==> flow/design.v <==
module tpumac
 #(parameter BITS_AB=8,
   parameter BITS_C=16)
  (
   input clk, rst_n, WrEn, en,
   input signed [BITS_AB-1:0] Ain,
   input signed [BITS_AB-1:0] Bin,
   input signed [BITS_C-1:0] Cin,
   output reg signed [BITS_AB-1:0] Aout,
   output reg signed [BITS_AB-1:0] Bout,
   output reg signed [BITS_C-1:0] Cout
  );
  reg signed [BITS_C-1:0] Mult;
  reg [BITS_C-1:0] Adder, CMux;
  assign Mult = Ain * Bin;
  assign Adder = Mult + Cout;
  assign CMux = WrEn ? Cin : Adder;
  always@(posedge clk, negedge rst_n) begin
	if (!rst_n) begin
		Aout <= '0;
		Bout <= '0;
		Cout <= '0;
	end
	else if (en) begin
		Aout <= Ain;
		Bout <= Bin;
		Cout <= CMux;
	end
  end
endmodule
Tool chain data of tpumac:

What the tools print for tpumac, step after step.
Line numbers count from 1 in the design file above.
Operators carry their Yosys type and port widths (W data, S select, Z words).
Cell names lack the library's common part.
Not given: n/a

* top: tpumac
* clock: clk
* cell library: sky130hd
* corner: tt_025C_1v80

After elaboration:

Source: Yosys, flattened and elaborated, memories not mapped. Widths are those after wreduce; folded enables and synchronous resets count as part of the registers. Registers that Yosys merges into a memory's read port (data or address) are not register bits. Print and check cells do not count. Equal cells are merged and count once.

* register bits: 32
* bits of input ports: 36
* output and inout port bits: 32
* elaborated cells: 6

* add/subtract/negate cells: 1
* $mul: 1
* muxes and demuxes: 1

Operators by type and width (count)
* $mul A8 B8 Y16: 1
* $add A16 B16 Y16: 1
* $mux W16: 1

Depth:

Yosys ltp: most cells in a row. Word level: on the elaborated netlist, between registers, memories and ports. Mapped: between sequential cells and ports; inverters and the memories' decode and read muxes count.

* depth in word-level cells: 3
* ABC_AREA: 0
* gate-level depth with buffers: 18
* depth with buffers taken out: 18

Netlist:

Yosys stat after the flow's synthesis: flattened, memories mapped to cells. It holds for the ABC_AREA given above (unset counts as 0); a run with the other value may have another netlist.
The area totals of this step are shown rounded.

Cells by type
* fa_1: count 71, total area 1.42E+03 um^2
* dfrtp_1: count 32, total area 800.768 um^2
* ha_1: count 37, total area 462.944 um^2
* inv_1: count 74, total area 277.766 um^2
* and2_1: count 32, total area 200.192 um^2
* mux2_2: count 16, total area 180.173 um^2
* xnor2_1: count 18, total area 157.651 um^2
* nand2_1: count 26, total area 97.594 um^2
* a21oi_1: count 17, total area 85.082 um^2
* mux2i_1: count 8, total area 80.077 um^2
* nor2_1: count 21, total area 78.826 um^2
* a21o_1: count 5, total area 37.536 um^2
* o21ai_0: count 6, total area 30.029 um^2
* clkbuf_1: count 7, total area 26.275 um^2
* nand2b_1: count 4, total area 25.024 um^2
* o211ai_1: count 3, total area 22.522 um^2
* o21bai_1: count 3, total area 22.522 um^2
* o221ai_1: count 2, total area 17.517 um^2

Not listed: further types 15, cells in them 24.

* cell count: 406
* chip area (Yosys): 4183 um^2
* area of sequential cells: 800.8 um^2
* flip-flops: 32
* buffer cells: 11

Worst setup path after synthesis:

Path of least setup slack by OpenSTA after synthesis, without wires, with an ideal clock, recovery checks aside; 20% of the period is set as input and as output delay. Where synthesis merged equal registers, the netlist keeps one of their names.

* path type: in2reg
* start: input Bin[0]
* end: register Cout[10]
* period: 5200 ps
* external input delay: 1040 ps
* setup time: 131 ps
* launch time at the first pin: 1040 ps
* arrival time: 5426 ps
* required time: 5069 ps
* path slack: -357 ps
* delay of the path: 4517 ps
* stages on the path: 15
* path buffers: 1
* synthesis period reached: 5557 ps

"delay of the path" = arrival - input delay + setup time.
"stages on the path" counts driving pins, that of a launching flip-flop among them; a cell with two outputs on the path counts twice.
"synthesis period reached" is the clock period less the worst setup slack; recovery checks do not enter. This is arithmetic on one report: input and output delays are still those of the set period (20% each).
Between the ends stands the longest chain of elaborated cells between them, by number of cells; it is not shown to be the way that was timed. Of several equally long chains one is given.
Each line given opens the expression or statement behind the cell; cells for indexed reads and writes are added by Yosys, which also makes memories of some case tables.

* cell sequence: clkbuf_1 and2_1 inv_1 fa_1 inv_1 fa_1 fa_1 fa_1 fa_1 ha_1 a21oi_2 o21bai_1 a21oi_1 nor4b_1 or3_1
* length of the longest elaborated chain: 3
* elaborated cells on any way between the ends: 3
* RTL lines with such cells: 3
* those cells by class: add/sub: 1; mul: 1; mux: 1

RTL lines, path after synthesis
* from (decl): RTL line 7 `input signed [BITS_AB-1:0] Bin,`
* $mul A8 B8 Y16: RTL line 15 `assign Mult = Ain * Bin;`
* $add A16 B16 Y16: RTL line 16 `assign Adder = Mult + Cout;`
* $mux W16: RTL line 17 `assign CMux = WrEn ? Cin : Adder;`
* to (assign): RTL line 22 `Cout <= '0;`
* to (assign): RTL line 27 `Cout <= CMux;`
* to (decl): RTL line 11 `output reg signed [BITS_C-1:0] Cout`

Timing after layout:

From the final timing report of stored run 1: the path of least setup slack in the routed layout; clock arrival at registers is part of the times.
The path's times are printed in steps of 10 ps; the period is the one set.

* path type: in2reg
* start: input Ain[0]
* end: register Cout[10]
* period: 5090 ps
* external input delay: 1020 ps
* setup time: 120 ps
* launch time at the first pin: 1020 ps
* arrival time: 4960 ps
* required time: 5260 ps
* path slack: 290 ps
* stages on the path: 14
* path buffers: 1

Between the ends stands the longest chain of elaborated cells between them, by number of cells; it is not shown to be the way that was timed. Of several equally long chains one is given.

* cell sequence: buf_8 nand2b_4 fa_1 fa_1 inv_2 fa_1 fa_1 fa_1 ha_4 a21oi_4 o21bai_1 a21oi_1 nor4b_1 or3_1
* length of the longest elaborated chain: 3
* elaborated cells on any way between the ends: 3
* RTL lines with such cells: 3
* those cells by class: add/sub: 1; mul: 1; mux: 1

RTL lines, path post-layout
* from (decl): RTL line 6 `input signed [BITS_AB-1:0] Ain,`
* $mul A8 B8 Y16: RTL line 15 `assign Mult = Ain * Bin;`
* $add A16 B16 Y16: RTL line 16 `assign Adder = Mult + Cout;`
* $mux W16: RTL line 17 `assign CMux = WrEn ? Cin : Adder;`
* to (assign): RTL line 22 `Cout <= '0;`
* to (assign): RTL line 27 `Cout <= CMux;`
* to (decl): RTL line 11 `output reg signed [BITS_C-1:0] Cout`

==> runs of tpumac <==
tpumac through Yosys and OpenROAD on sky130hd: 2 stored runs, unordered, with their settings and measured results. The constraints put input and output delay at 20% of the set period each and load the outputs with 0.01 pF.
"time on the worst setup path" means the part of the period allowed to the worst setup path (the constraints hold back 20% at inputs and 20% at outputs) less its slack; where the path has registers, the arrival times of their clocks count too.
"time on the worst setup path" is known to 10 ps.
Measured values are rounded.

### Stored run 1

==> flow/run.sh <==
#!/bin/bash
# the make line also repeats the synthesis and layout settings of config.mk as NAME=value (left out here)
make -C /OpenROAD-flow-scripts/flow DESIGN_CONFIG=/design/flow/config.mk WORK_HOME=/design/flow/orfs CLKGATE_MAP_FILE= finish
==> flow/config.mk <==
export PLATFORM = sky130hd
export DESIGN_NAME = tpumac
export DESIGN_NICKNAME = tpumac
export VERILOG_FILES = /design/flow/design.v
export SDC_FILE = /design/flow/constraint.sdc
export NUM_CORES = 4
export LEC_CHECK = 0
export CAP_MARGIN = 20
export CORE_MARGIN = 2
export CORE_UTILIZATION = 40
export SETUP_SLACK_MARGIN = 0.62
export SLEW_MARGIN = 20
==> flow/constraint.sdc <==
create_clock -name core_clock -period 5.09 [get_ports {clk}]
set_input_delay 1.0180 -clock core_clock [delete_from_list [all_inputs] [get_ports {clk}]]
set_output_delay 1.0180 -clock core_clock [all_outputs]
set_load 0.01 [all_outputs]

Results of stored run 1:
- Total negative slack: 0 ps
- Time on the worst setup path: 3780 ps
- Worst setup path kind: in2reg
- Chip area after synthesis (Yosys): 4183 um^2
- Worst hold slack: 510 ps
- Die outline area: 11290 um^2
- Area of the standard cells in the finished layout: 5974 um^2
- Utilization of the finished layout: 58.4%
- Setup slack of the worst path: 294 ps

### Stored run 2

==> flow/run.sh <==
#!/bin/bash
# the make line also repeats the synthesis and layout settings of config.mk as NAME=value (left out here)
make -C /OpenROAD-flow-scripts/flow DESIGN_CONFIG=/design/flow/config.mk WORK_HOME=/design/flow/orfs CLKGATE_MAP_FILE= finish
==> flow/config.mk <==
export PLATFORM = sky130hd
export DESIGN_NAME = tpumac
export DESIGN_NICKNAME = tpumac
export VERILOG_FILES = /design/flow/design.v
export SDC_FILE = /design/flow/constraint.sdc
export NUM_CORES = 4
export LEC_CHECK = 0
export CAP_MARGIN = 20
export CORE_MARGIN = 2
export CORE_UTILIZATION = 20
export GPL_ROUTABILITY_DRIVEN = 0
export MAX_ROUTING_LAYER = met5
export PLACE_DENSITY_LB_ADDON = 0.02
export SETUP_SLACK_MARGIN = -0.25
export SLEW_MARGIN = 20
export TNS_END_PERCENT = 95
==> flow/constraint.sdc <==
create_clock -name core_clock -period 5.4 [get_ports {clk}]
set_input_delay 1.0800 -clock core_clock [delete_from_list [all_inputs] [get_ports {clk}]]
set_output_delay 1.0800 -clock core_clock [all_outputs]
set_load 0.01 [all_outputs]

Results of stored run 2:
- Total negative slack: -62 ps
- Time on the worst setup path: 4380 ps
- Worst setup path kind: in2reg
- Chip area after synthesis (Yosys): 4183 um^2
- Worst hold slack: 503 ps
- Die outline area: 22090 um^2
- Area of the standard cells in the finished layout: 5688 um^2
- Utilization of the finished layout: 27.9%
- Setup slack of the worst path: -62 ps
